==> flow/design.v <==
module ws2812b(
    input logic clk, 
    input logic rst,
    input logic serial_in, 
    input logic transmit, 
    output logic ws2812b_out, 
    output logic shift
);
    localparam IDLE = 1'b0;
    localparam TRANSMITTING = 1'b1;
    localparam T0_CYCLE_COUNT = 4'd5;
    localparam T1_CYCLE_COUNT = 4'd10;
    localparam MAX_CYCLE_COUNT = 4'd15;
    logic state;
    logic [3:0] cycle_count;
    logic bit_being_sent;
    always_ff @(posedge clk) begin
        if (rst) begin
            state <= IDLE;
            cycle_count <= 4'd0;
            bit_being_sent <= 1'b0;
        end
        else begin
        unique case (state)
            IDLE:
                if (transmit == 1'b1) begin
                    state <= TRANSMITTING;
                    cycle_count <= 4'd0;
                    bit_being_sent <= serial_in;
                end
            TRANSMITTING:
                if (transmit == 1'b0) begin
                    state <= IDLE;
                end
                else if (cycle_count == MAX_CYCLE_COUNT - 1) begin
                    cycle_count <= 4'd0;
                    bit_being_sent <= serial_in;
                end
                else begin
                    cycle_count <= cycle_count + 1;
                end
        endcase
        end
    end
    always_comb begin
        if (state == TRANSMITTING)
            if (bit_being_sent == 1'b0)
                ws2812b_out = (cycle_count < T0_CYCLE_COUNT);
            else
                ws2812b_out = (cycle_count < T1_CYCLE_COUNT);
        else
            ws2812b_out = 1'b0;
    end
    assign shift = (state == TRANSMITTING) && (cycle_count == 4'd0);
endmodule
module controller (
    input logic clk, 
    input logic rst,
    output logic load_sreg, 
    output logic transmit_pixel, 
    output logic [5:0] pixel, 
    output logic [4:0] frame
);
    localparam TRANSMIT_FRAME       = 1'b0;
    localparam IDLE                 = 1'b1;
    localparam [2:0] READ_CH_VALS   = 3'b001;
    localparam [2:0] LOAD_SREG      = 3'b010;
    localparam [2:0] TRANSMIT_PIXEL = 3'b100;
    localparam [8:0] TRANSMIT_CYCLES    = 9'd360;        
    localparam [19:0] IDLE_CYCLES       = 20'd2000;      
    logic state;
    logic next_state;
    logic [2:0] transmit_phase;
    logic [2:0] next_transmit_phase;
    logic [5:0] pixel_counter;
    logic [4:0] frame_counter;
    logic [8:0] transmit_counter;
    logic [19:0] idle_counter;
    logic transmit_pixel_done;
    logic idle_done;
    assign transmit_pixel_done = (transmit_counter == TRANSMIT_CYCLES - 1);
    assign idle_done = (idle_counter == IDLE_CYCLES - 1);
    always_ff @(posedge clk) begin
        if (rst) begin
            state <= TRANSMIT_FRAME;
            transmit_phase <= READ_CH_VALS;
        end
        else begin
            state <= next_state;
            transmit_phase <= next_transmit_phase;
        end
    end
    always_comb begin
        next_state = 1'bx;
        unique case (state)
            TRANSMIT_FRAME:
                if ((pixel_counter == 6'd63) && (transmit_pixel_done))
                    next_state = IDLE;
                else
                    next_state = TRANSMIT_FRAME;
            IDLE:
                if (idle_done)
                    next_state = TRANSMIT_FRAME;
                else
                    next_state = IDLE;
        endcase
    end
    always_comb begin
        next_transmit_phase = READ_CH_VALS;
        if (state == TRANSMIT_FRAME) begin
            case (transmit_phase)
                READ_CH_VALS:
                    next_transmit_phase = LOAD_SREG;
                LOAD_SREG:
                    next_transmit_phase = TRANSMIT_PIXEL;
                TRANSMIT_PIXEL:
                    next_transmit_phase = transmit_pixel_done ? READ_CH_VALS : TRANSMIT_PIXEL;
            endcase
        end
    end
    always_ff @(posedge clk) begin
        if (rst) begin
            pixel_counter <= 6'd0;
        end
        else if ((state == TRANSMIT_FRAME) && transmit_pixel_done) begin
            pixel_counter <= pixel_counter + 1;
        end
    end
    always_ff @(posedge clk) begin
        if (rst) begin
            frame_counter <= 5'd0;
        end
        else if (idle_done) begin
            frame_counter <= frame_counter + 1;
        end
    end
    always_ff @(posedge clk) begin
        if (rst) begin
            transmit_counter <= 9'd0;
        end
        else if (transmit_phase == TRANSMIT_PIXEL) begin
            transmit_counter <= transmit_counter + 1;
        end
        else begin
            transmit_counter <= 9'd0;
        end
    end
    always_ff @(posedge clk) begin
        if (rst) begin
            idle_counter <= 20'd0;
        end
        else if (state == IDLE) begin
            idle_counter <= idle_counter + 1;
        end
        else begin
            idle_counter <= 20'd0;
        end
    end
    assign pixel = pixel_counter;
    assign frame = frame_counter;
    assign load_sreg = (transmit_phase == LOAD_SREG);
    assign transmit_pixel = (transmit_phase == TRANSMIT_PIXEL);
endmodule
module game_of_life #(
    parameter [63:0] INIT_GRID = 64'hFFFF_FFFF_FFFF_FFFF
)(
    input  logic clk,
    input  logic rst,
    input  logic tick,          
    input  logic load,          
    input  logic load_bit,
    output logic [63:0] grid_out
);
    logic [63:0] grid;
    logic [63:0] next_grid;
    logic [63:0] north, south, east, west;
    logic [63:0] ne, nw, se, sw;
    logic [3:0] neighbors [63:0];
    integer i;
    always_comb begin
        for (i = 0; i < 64; i = i + 1) begin
            north[i] = grid[(((i / 8) + 1) % 8) * 8 + (i % 8)];
            south[i] = grid[(((i / 8) + 7) % 8) * 8 + (i % 8)];
            east[i]  = grid[(i / 8) * 8 + ((i % 8) + 1) % 8];
            west[i]  = grid[(i / 8) * 8 + ((i % 8) + 7) % 8];
            ne[i]    = grid[(((i / 8) + 1) % 8) * 8 + ((i % 8) + 1) % 8];
            nw[i]    = grid[(((i / 8) + 1) % 8) * 8 + ((i % 8) + 7) % 8];
            se[i]    = grid[(((i / 8) + 7) % 8) * 8 + ((i % 8) + 1) % 8];
            sw[i]    = grid[(((i / 8) + 7) % 8) * 8 + ((i % 8) + 7) % 8];
        end
        for (i = 0; i < 64; i = i + 1) begin
            neighbors[i] = north[i] + south[i] + east[i] + west[i] +
                           ne[i] + nw[i] + se[i] + sw[i];
        end
        for (i = 0; i < 64; i = i + 1) begin
            if (grid[i])
                next_grid[i] = (neighbors[i] == 2 || neighbors[i] == 3);
            else
                next_grid[i] = (neighbors[i] == 3);
        end
    end
    always_ff @(posedge clk) begin
        if (rst)
            grid <= INIT_GRID;
        else if (load)
            grid <= {load_bit, grid[63:1]};
        else if (tick)
            grid <= next_grid;
    end
    assign grid_out = grid;
endmodule
module top (
    input  logic clk,
    input  logic rst,
    input  logic load,
    input  logic [2:0] load_rgb,
    output logic _48b
);
    logic [5:0] pixel;
    logic load_sreg, transmit_pixel, shift;
    logic ws_out;
    logic [7:0] red_data, green_data, blue_data;
    logic [23:0] shift_reg;
    logic [23:0] div_counter;
    logic tick;
    always_ff @(posedge clk) begin
        if (rst) begin
            div_counter <= 0;
            tick <= 1'b0;
        end else if (div_counter == 24'd29_999) begin  
            div_counter <= 0;
            tick <= 1'b1;
        end else begin
            div_counter <= div_counter + 1;
            tick <= 1'b0;
        end
    end
    logic [63:0] red_grid, green_grid, blue_grid;
    localparam [63:0] RED_INIT   = 64'b11100000_00000000_00000000_00000000_00000000_00000000_00000000_00000000;  
    localparam [63:0] GREEN_INIT = 64'b00000000_00011100_00000000_00000000_00000000_00000000_00000000_00000000;  
    localparam [63:0] BLUE_INIT  = 64'b00000000_00000000_00000111_00000000_00000000_00000000_00000000_00000000;  
    game_of_life #(.INIT_GRID(RED_INIT))   u_red_gol   (.clk(clk), .rst(rst), .tick(tick), .load(load), .load_bit(load_rgb[2]), .grid_out(red_grid));
    game_of_life #(.INIT_GRID(GREEN_INIT)) u_green_gol (.clk(clk), .rst(rst), .tick(tick), .load(load), .load_bit(load_rgb[1]), .grid_out(green_grid));
    game_of_life #(.INIT_GRID(BLUE_INIT))  u_blue_gol  (.clk(clk), .rst(rst), .tick(tick), .load(load), .load_bit(load_rgb[0]), .grid_out(blue_grid));
    always_comb begin
        red_data   = {8{red_grid[pixel]}};
        green_data = {8{green_grid[pixel]}};
        blue_data  = {8{blue_grid[pixel]}};
    end
    controller u_ctrl (
        .clk(clk),
        .rst(rst),
        .load_sreg(load_sreg),
        .transmit_pixel(transmit_pixel),
        .pixel(pixel),
        .frame()
    );
    ws2812b u_ws (
        .clk(clk),
        .rst(rst),
        .serial_in(shift_reg[23]),
        .transmit(transmit_pixel),
        .ws2812b_out(ws_out),
        .shift(shift)
    );
    always_ff @(posedge clk) begin
        if (load_sreg)
            shift_reg <= {green_data, red_data, blue_data};  
        else if (shift)
            shift_reg <= {shift_reg[22:0], 1'b0};
    end
    assign _48b = ws_out;
endmodule
# Tool chain data of top
# Tool output for the design above before and after an edit, in the order of the flow.
# Lines under "orig" count in the file above, lines under "edited" in the edited file.
# "diff": "edited" minus "orig" as printed here.
# Operators carry their Yosys type and port widths (W data, S select, Z words).
# Not given: -
[design]
top_module = "top"
clock = "clk"
library = "sky130hd"
corner = "tt_025C_1v80"

# Edit of the RTL
# Unified diff, file above to edited file.
# This change comes from a script, not from a designer. The edited design behaves differently; no optimisation was intended.
# begin of diff
@@ -220,5 +220,5 @@
     logic load_sreg, transmit_pixel, shift;
     logic ws_out;
-    logic [7:0] red_data, green_data, blue_data;
+    logic [5:0] red_data, green_data, blue_data;
     logic [23:0] shift_reg;
     logic [23:0] div_counter;
# end of diff

# Word-level counts
# Source: Yosys, flattened and elaborated. Widths are those after wreduce. Registers that Yosys merges into a memory's read port (data or address) are not register bits. Print and check cells do not count. Equal cells are merged and count once.
[bits]
columns = ["element", "orig", "edited", "diff"]
rows = [
  ["reg_bits", 286, 286, 0],
  ["inputBits", 6, 6, 0],
]
[op_classes]
columns = ["element", "orig", "edited", "diff"]
rows = [
  ["add_sub_neg", 1349, 1349, 0],
  ["n_cmp", 2, 2, 0],
  ["n_eq", 395, 395, 0],
  ["shift", 3, 3, 0],
  ["n_mux", 217, 217, 0],
  ["bitwise", 3, 3, 0],
  ["n_reduce_logical", 204, 204, 0],
]
[op_table]
columns = ["op", "orig", "edited", "diff"]
rows = [
  ["$mux W24", 2, 0, -2],
  ["$mux W18", 0, 2, 2],
  ["$add A4 B1 Y4", 1152, 1152, 0],
  ["$eq A4 B2 Y1 const B", 384, 384, 0],
  ["$mux W1", 201, 201, 0],
  ["$add A1 B1 Y2", 192, 192, 0],
  ["$logic_or A1 B1 Y1", 192, 192, 0],
  ["$mux W64", 6, 6, 0],
  ["$reduce_or A2 Y1", 4, 4, 0],
  ["$logic_and A1 B1 Y1", 3, 3, 0],
  ["$mux W4", 3, 3, 0],
  ["$ne A2 B2 Y1 const B", 3, 3, 0],
  ["$not A1 Y1", 3, 3, 0],
  ["$shiftx A64 B6 Y1", 3, 3, 0],
  ["$pmux W1 S2", 2, 2, 0],
  ["$reduce_bool A2 Y1", 2, 2, 0],
  ["$add A20 B1 Y20 const B", 1, 1, 0],
  ["$add A24 B1 Y24 const B", 1, 1, 0],
  ["$add A4 B1 Y4 const B", 1, 1, 0],
  ["$add A6 B1 Y6 const B", 1, 1, 0],
  ["$add A9 B1 Y9 const B", 1, 1, 0],
  ["$eq A20 B11 Y1 const B", 1, 1, 0],
  ["$eq A24 B15 Y1 const B", 1, 1, 0],
  ["$eq A3 B1 Y1 const B", 1, 1, 0],
  ["$eq A3 B2 Y1 const B", 1, 1, 0],
  ["$eq A3 B3 Y1 const B", 1, 1, 0],
  ["$eq A4 B4 Y1 const B", 1, 1, 0],
  ["$eq A6 B6 Y1 const B", 1, 1, 0],
]
# The list need not be complete.

# Longest topological paths
# Longest topological path by Yosys (ltp), each cell counted once; first at word level (registers and memories cut), then after technology mapping (sequential cells cut; the memories' decode and read muxes count).
[logic_depth]
columns = ["element", "orig", "edited", "diff"]
rows = [
  ["word_depth", 12, 12, 0],
  ["ABC_AREA", "0", "0", "-"],
  ["depth_mapped", 13, 13, 0],
  ["mapped_depth_nobuf", 13, 13, 0],
]

# After synthesis
# Yosys stat after the flow's synthesis: flattened, memories mapped to cells. It holds for the ABC_AREA given above (unset counts as 0); a run with the other value may have another netlist.
[mapped]
columns = ["element", "orig", "edited", "diff"]
rows = [
  ["cells", 5122, 5114, -8],
  ["mapped_area_um2", 46022.9, 45976.6, -46.3],
  ["ffs", 286, 286, 0],
]
[types]
columns = ["cell_type", "orig", "edited", "diff"]
rows = [
  ["sky130_fd_sc_hd__xnor2_1", 20, 40, 20],
  ["sky130_fd_sc_hd__xor2_1", 27, 12, -15],
  ["sky130_fd_sc_hd__mux4_1", 9, 23, 14],
  ["sky130_fd_sc_hd__mux4_2", 31, 20, -11],
  ["sky130_fd_sc_hd__nor2_1", 586, 576, -10],
  ["sky130_fd_sc_hd__a21oi_1", 230, 237, 7],
  ["sky130_fd_sc_hd__nor2b_1", 137, 130, -7],
  ["sky130_fd_sc_hd__dfxtp_1", 262, 268, 6],
  ["sky130_fd_sc_hd__mux2i_1", 76, 82, 6],
  ["sky130_fd_sc_hd__edfxtp_1", 24, 18, -6],
  ["sky130_fd_sc_hd__o21ai_2", 7, 1, -6],
  ["sky130_fd_sc_hd__buf_1", 13, 8, -5],
  ["sky130_fd_sc_hd__nor4_1", 7, 12, 5],
  ["sky130_fd_sc_hd__mux2_4", 5, 0, -5],
  ["sky130_fd_sc_hd__nand2b_1", 5, 9, 4],
  ["sky130_fd_sc_hd__o21ai_0", 201, 198, -3],
  ["sky130_fd_sc_hd__a22oi_1", 189, 192, 3],
  ["sky130_fd_sc_hd__clkbuf_1", 114, 117, 3],
]
# The list need not be complete.
# The figures by module come from a second, unflattened synthesis with its own total; it is not the netlist above.
[hier_totals]
columns = ["element", "orig", "edited", "diff"]
rows = [
  ["cells_unflattened", 4743, 4741, -2],
  ["hier_area_um2", 46935.0, 46937.5, 2.5],
]
# Each row is one instance without its submodules.
[by_module_orig]
columns = ["mod", "instances", "cells", "mod_area_um2", "mod_seq_area_um2"]
rows = [
  ["game_of_life", 1, 1379, 13618.1, 1281.2],
  ["game_of_life", 1, 1379, 13604.3, 1281.2],
  ["game_of_life", 1, 1379, 13604.3, 1281.2],
  ["top", 1, 345, 3834.9, 1221.2],
  ["controller", 1, 219, 1931.9, 880.8],
  ["ws2812b", 1, 42, 341.6, 120.1],
]
[by_module_edited]
columns = ["mod", "instances", "cells", "mod_area_um2", "mod_seq_area_um2"]
rows = [
  ["game_of_life", 1, 1379, 13618.1, 1281.2],
  ["game_of_life", 1, 1379, 13604.3, 1281.2],
  ["game_of_life", 1, 1379, 13604.3, 1281.2],
  ["top", 1, 343, 3837.4, 1161.1],
  ["controller", 1, 219, 1931.9, 880.8],
  ["ws2812b", 1, 42, 341.6, 120.1],
]

# Path before layout
# OpenSTA on the mapped netlist: ideal clock, no wires. The path of least setup slack (recovery checks aside). Input and output delay are each 20% of the period. Register names are those of the netlist, which keeps one name where synthesis merged equal registers.
[synth_path]
columns = ["element", "orig", "edited", "diff"]
rows = [
  ["path_type", "register to register", "register to register", "-"],
  ["startpoint", "reg u_red_gol.grid[7]", "reg u_red_gol.grid[7]", "-"],
  ["endpoint", "reg u_red_gol.grid[63]", "reg u_red_gol.grid[63]", "-"],
  ["period_ps", 10000, 10000, 0],
  ["t_first_pin_ps", 0, 0, 0],
  ["arrival_time_ps", 3149, 3146, -3],
  ["slack_ps", 6792, 6794, 2],
  ["path_delay_ps", 3209, 3206, -3],
  ["driving_pins", 13, 13, 0],
  ["path_buffers", 0, 0, 0],
  ["synth_period_reached_ps", 3208, 3206, -2],
]
# "path_delay_ps" = arrival - input delay + setup time.
# "driving_pins": output pins that drive a net of the path, with the launching flip-flop's if there is one; two outputs of one cell count as two.
# "synth_period_reached_ps" = period - worst setup slack (recovery checks aside). The figure is calculated, with input and output delays left at 20% of the set period.
# Between the ends stands the longest chain of elaborated cells between them, by number of cells; it is not shown to be the way that was timed. Of several equally long chains one is given.
# A line is the first line of the expression or statement that the cell stems from. Yosys adds cells for indexed reads and writes and turns some case tables into memories.
# At most two assigning lines are given for a register; there are more.
[synth_between_orig]
path_cell_list = "sky130_fd_sc_hd__dfxtp_1 -> sky130_fd_sc_hd__ha_1 -> sky130_fd_sc_hd__inv_1 -> sky130_fd_sc_hd__fa_1 -> sky130_fd_sc_hd__fa_1 -> sky130_fd_sc_hd__inv_1 -> sky130_fd_sc_hd__fa_1 -> sky130_fd_sc_hd__inv_1 -> sky130_fd_sc_hd__fa_1 -> sky130_fd_sc_hd__a2111oi_0 -> sky130_fd_sc_hd__a21oi_1 -> sky130_fd_sc_hd__o21ai_0 -> sky130_fd_sc_hd__a221o_1"
elab_chain_len = 12
cells_between = 13
[synth_rtl_orig]
columns = ["element", "line_no", "rtl"]
rows = [
  ["start: declaration", 174, "logic [63:0] grid;"],
  ["start: assignment", 206, "grid <= {load_bit, grid[63:1]};"],
  ["start: assignment", 208, "grid <= next_grid;"],
  ["$add A1 B1 Y2", 192, "neighbors[i] = north[i] + south[i] + east[i] + west[i] +"],
  ["$add A4 B1 Y4 (6 in a row)", 192, ""],
  ["$eq A4 B2 Y1", 197, "next_grid[i] = (neighbors[i] == 2 || neighbors[i] == 3);"],
  ["$logic_or A1 B1 Y1", 197, ""],
  ["$mux W1", 196, "if (grid[i])"],
  ["$mux W64", 207, "else if (tick)"],
  ["$mux W64", 205, "else if (load)"],
  ["end: assignment", 206, ""],
  ["end: assignment", 208, ""],
  ["end: declaration", 174, ""],
]
[synth_between_edited]
path_cell_list = "sky130_fd_sc_hd__dfxtp_1 -> sky130_fd_sc_hd__ha_1 -> sky130_fd_sc_hd__inv_1 -> sky130_fd_sc_hd__fa_1 -> sky130_fd_sc_hd__fa_1 -> sky130_fd_sc_hd__inv_1 -> sky130_fd_sc_hd__fa_1 -> sky130_fd_sc_hd__inv_1 -> sky130_fd_sc_hd__fa_1 -> sky130_fd_sc_hd__a2111oi_0 -> sky130_fd_sc_hd__a21oi_1 -> sky130_fd_sc_hd__o21ai_0 -> sky130_fd_sc_hd__a221o_1"
elab_chain_len = 12
cells_between = 13
[synth_rtl_edited]
columns = ["element", "line_no", "rtl"]
rows = [
  ["start: declaration", 174, "logic [63:0] grid;"],
  ["start: assignment", 206, "grid <= {load_bit, grid[63:1]};"],
  ["start: assignment", 208, "grid <= next_grid;"],
  ["$add A1 B1 Y2", 192, "neighbors[i] = north[i] + south[i] + east[i] + west[i] +"],
  ["$add A4 B1 Y4 (6 in a row)", 192, ""],
  ["$eq A4 B2 Y1", 197, "next_grid[i] = (neighbors[i] == 2 || neighbors[i] == 3);"],
  ["$logic_or A1 B1 Y1", 197, ""],
  ["$mux W1", 196, "if (grid[i])"],
  ["$mux W64", 207, "else if (tick)"],
  ["$mux W64", 205, "else if (load)"],
  ["end: assignment", 206, ""],
  ["end: assignment", 208, ""],
  ["end: declaration", 174, ""],
]

# Worst path after layout
# Path of least setup slack in the final report of each run of pair A (OpenROAD, finished layout, wires in). Where an end is a register, its clock arrival counts in the times.
# The path's times are printed in steps of 10 ps; the period is the one set.
[layout_path]
columns = ["element", "orig", "edited", "diff"]
rows = [
  ["path_type", "register to output", "register to output", "-"],
  ["startpoint", "reg u_ws.cycle_count[0]", "reg u_ws.cycle_count[0]", "-"],
  ["endpoint", "out _48b", "out _48b", "-"],
  ["period_ps", 10000, 10000, 0],
  ["t_first_pin_ps", 610, 620, 10],
  ["arrival_time_ps", 2080, 2140, 60],
  ["slack_ps", 5920, 5860, -60],
  ["driving_pins", 6, 6, 0],
  ["path_buffers", 1, 1, 0],
]
# Between the ends stands the longest chain of elaborated cells between them, by number of cells; it is not shown to be the way that was timed. Of several equally long chains one is given.
# At most two assigning lines are given for a register; there are more.
[layout_between_orig]
path_cell_list = "sky130_fd_sc_hd__dfxtp_1 -> sky130_fd_sc_hd__nor2_1 -> sky130_fd_sc_hd__a21oi_1 -> sky130_fd_sc_hd__o22ai_1 -> sky130_fd_sc_hd__and2_1 -> sky130_fd_sc_hd__clkdlybuf4s50_1"
elab_chain_len = 3
cells_between = 4
lines_between = 4
[layout_rtl_orig]
columns = ["element", "line_no", "rtl"]
rows = [
  ["start: declaration", 15, "logic [3:0] cycle_count;"],
  ["start: assignment", 20, "cycle_count <= 4'd0;"],
  ["start: assignment", 40, "cycle_count <= cycle_count + 1;"],
  ["$lt A4 B3 Y1", 48, "ws2812b_out = (cycle_count < T0_CYCLE_COUNT);"],
  ["$mux W1", 47, "if (bit_being_sent == 1'b0)"],
  ["$mux W1", 46, "if (state == TRANSMITTING)"],
  ["end: declaration", 217, "output logic _48b"],
]
[layout_between_edited]
path_cell_list = "sky130_fd_sc_hd__dfxtp_1 -> sky130_fd_sc_hd__nor2_1 -> sky130_fd_sc_hd__a21oi_1 -> sky130_fd_sc_hd__o22ai_1 -> sky130_fd_sc_hd__and2_1 -> sky130_fd_sc_hd__clkdlybuf4s50_1"
elab_chain_len = 3
cells_between = 4
lines_between = 4
[layout_rtl_edited]
columns = ["element", "line_no", "rtl"]
rows = [
  ["start: declaration", 15, "logic [3:0] cycle_count;"],
  ["start: assignment", 20, "cycle_count <= 4'd0;"],
  ["start: assignment", 40, "cycle_count <= cycle_count + 1;"],
  ["$lt A4 B3 Y1", 48, "ws2812b_out = (cycle_count < T0_CYCLE_COUNT);"],
  ["$mux W1", 47, "if (bit_being_sent == 1'b0)"],
  ["$mux W1", 46, "if (state == TRANSMITTING)"],
  ["end: declaration", 217, "output logic _48b"],
]

# Flow runs
# Runs of the flow (Yosys, OpenROAD) on both versions; the two runs of a pair have the same settings. The constraints put input and output delay at 20% of the set period each and load the outputs with 0.01 pF.
[settings_pair_A]
CORE_UTILIZATION = 45
period_ns = 10.0
CAP_MARGIN = 20
CORE_MARGIN = 2
SLEW_MARGIN = 20
[measured_pair_A]
columns = ["element", "orig", "edited", "diff"]
rows = [
  ["post_synth_area_um2", 46022.9, 45976.6, -46.3],
  ["design.die.area_um2", 104846.0, 104743.0, -103.0],
  ["layout_stdcell_area_um2", 48925.7, 48766.8, -158.9],
  ["util_pct", 48.2, 48.0, -0.2],
  ["timing.setup.ws_ps", 5918, 5859, -59],
  ["tns_ps", 0, 0, 0],
  ["timing.hold.ws_ps", 427, 425, -2],
  ["fin_power_mw", 3.117, 3.034, -0.083],
]
[settings_pair_B]
ABC_AREA = 0
CAP_MARGIN = 25
CORE_ASPECT_RATIO = 0.74
CORE_MARGIN = 8
CORE_UTILIZATION = 30
CTS_CLUSTER_SIZE = 21
GPL_ROUTABILITY_DRIVEN = 0
GPL_TIMING_DRIVEN = 1
PLACE_DENSITY_LB_ADDON = 0.09
SLEW_MARGIN = 5
period_ns = 2.54
[measured_pair_B]
columns = ["element", "orig", "edited", "diff"]
rows = [
  ["post_synth_area_um2", 46022.9, 45976.6, -46.3],
  ["design.die.area_um2", 166341.0, 166180.0, -161.0],
  ["layout_stdcell_area_um2", 59452.0, 59209.3, -242.7],
  ["util_pct", 39.1, 38.9, -0.2],
  ["timing.setup.ws_ps", -675, -637, 38],
  ["tns_ps", -86952, -89033, -2081],
  ["timing.hold.ws_ps", 231, 205, -26],
  ["fin_power_mw", 12.285, 12.519, 0.234],
]
# By "fin_power_mw" is meant OpenSTA's value without simulated activity: inputs other than the clock are taken to toggle once in ten clock periods, and the tool carries that through the logic.
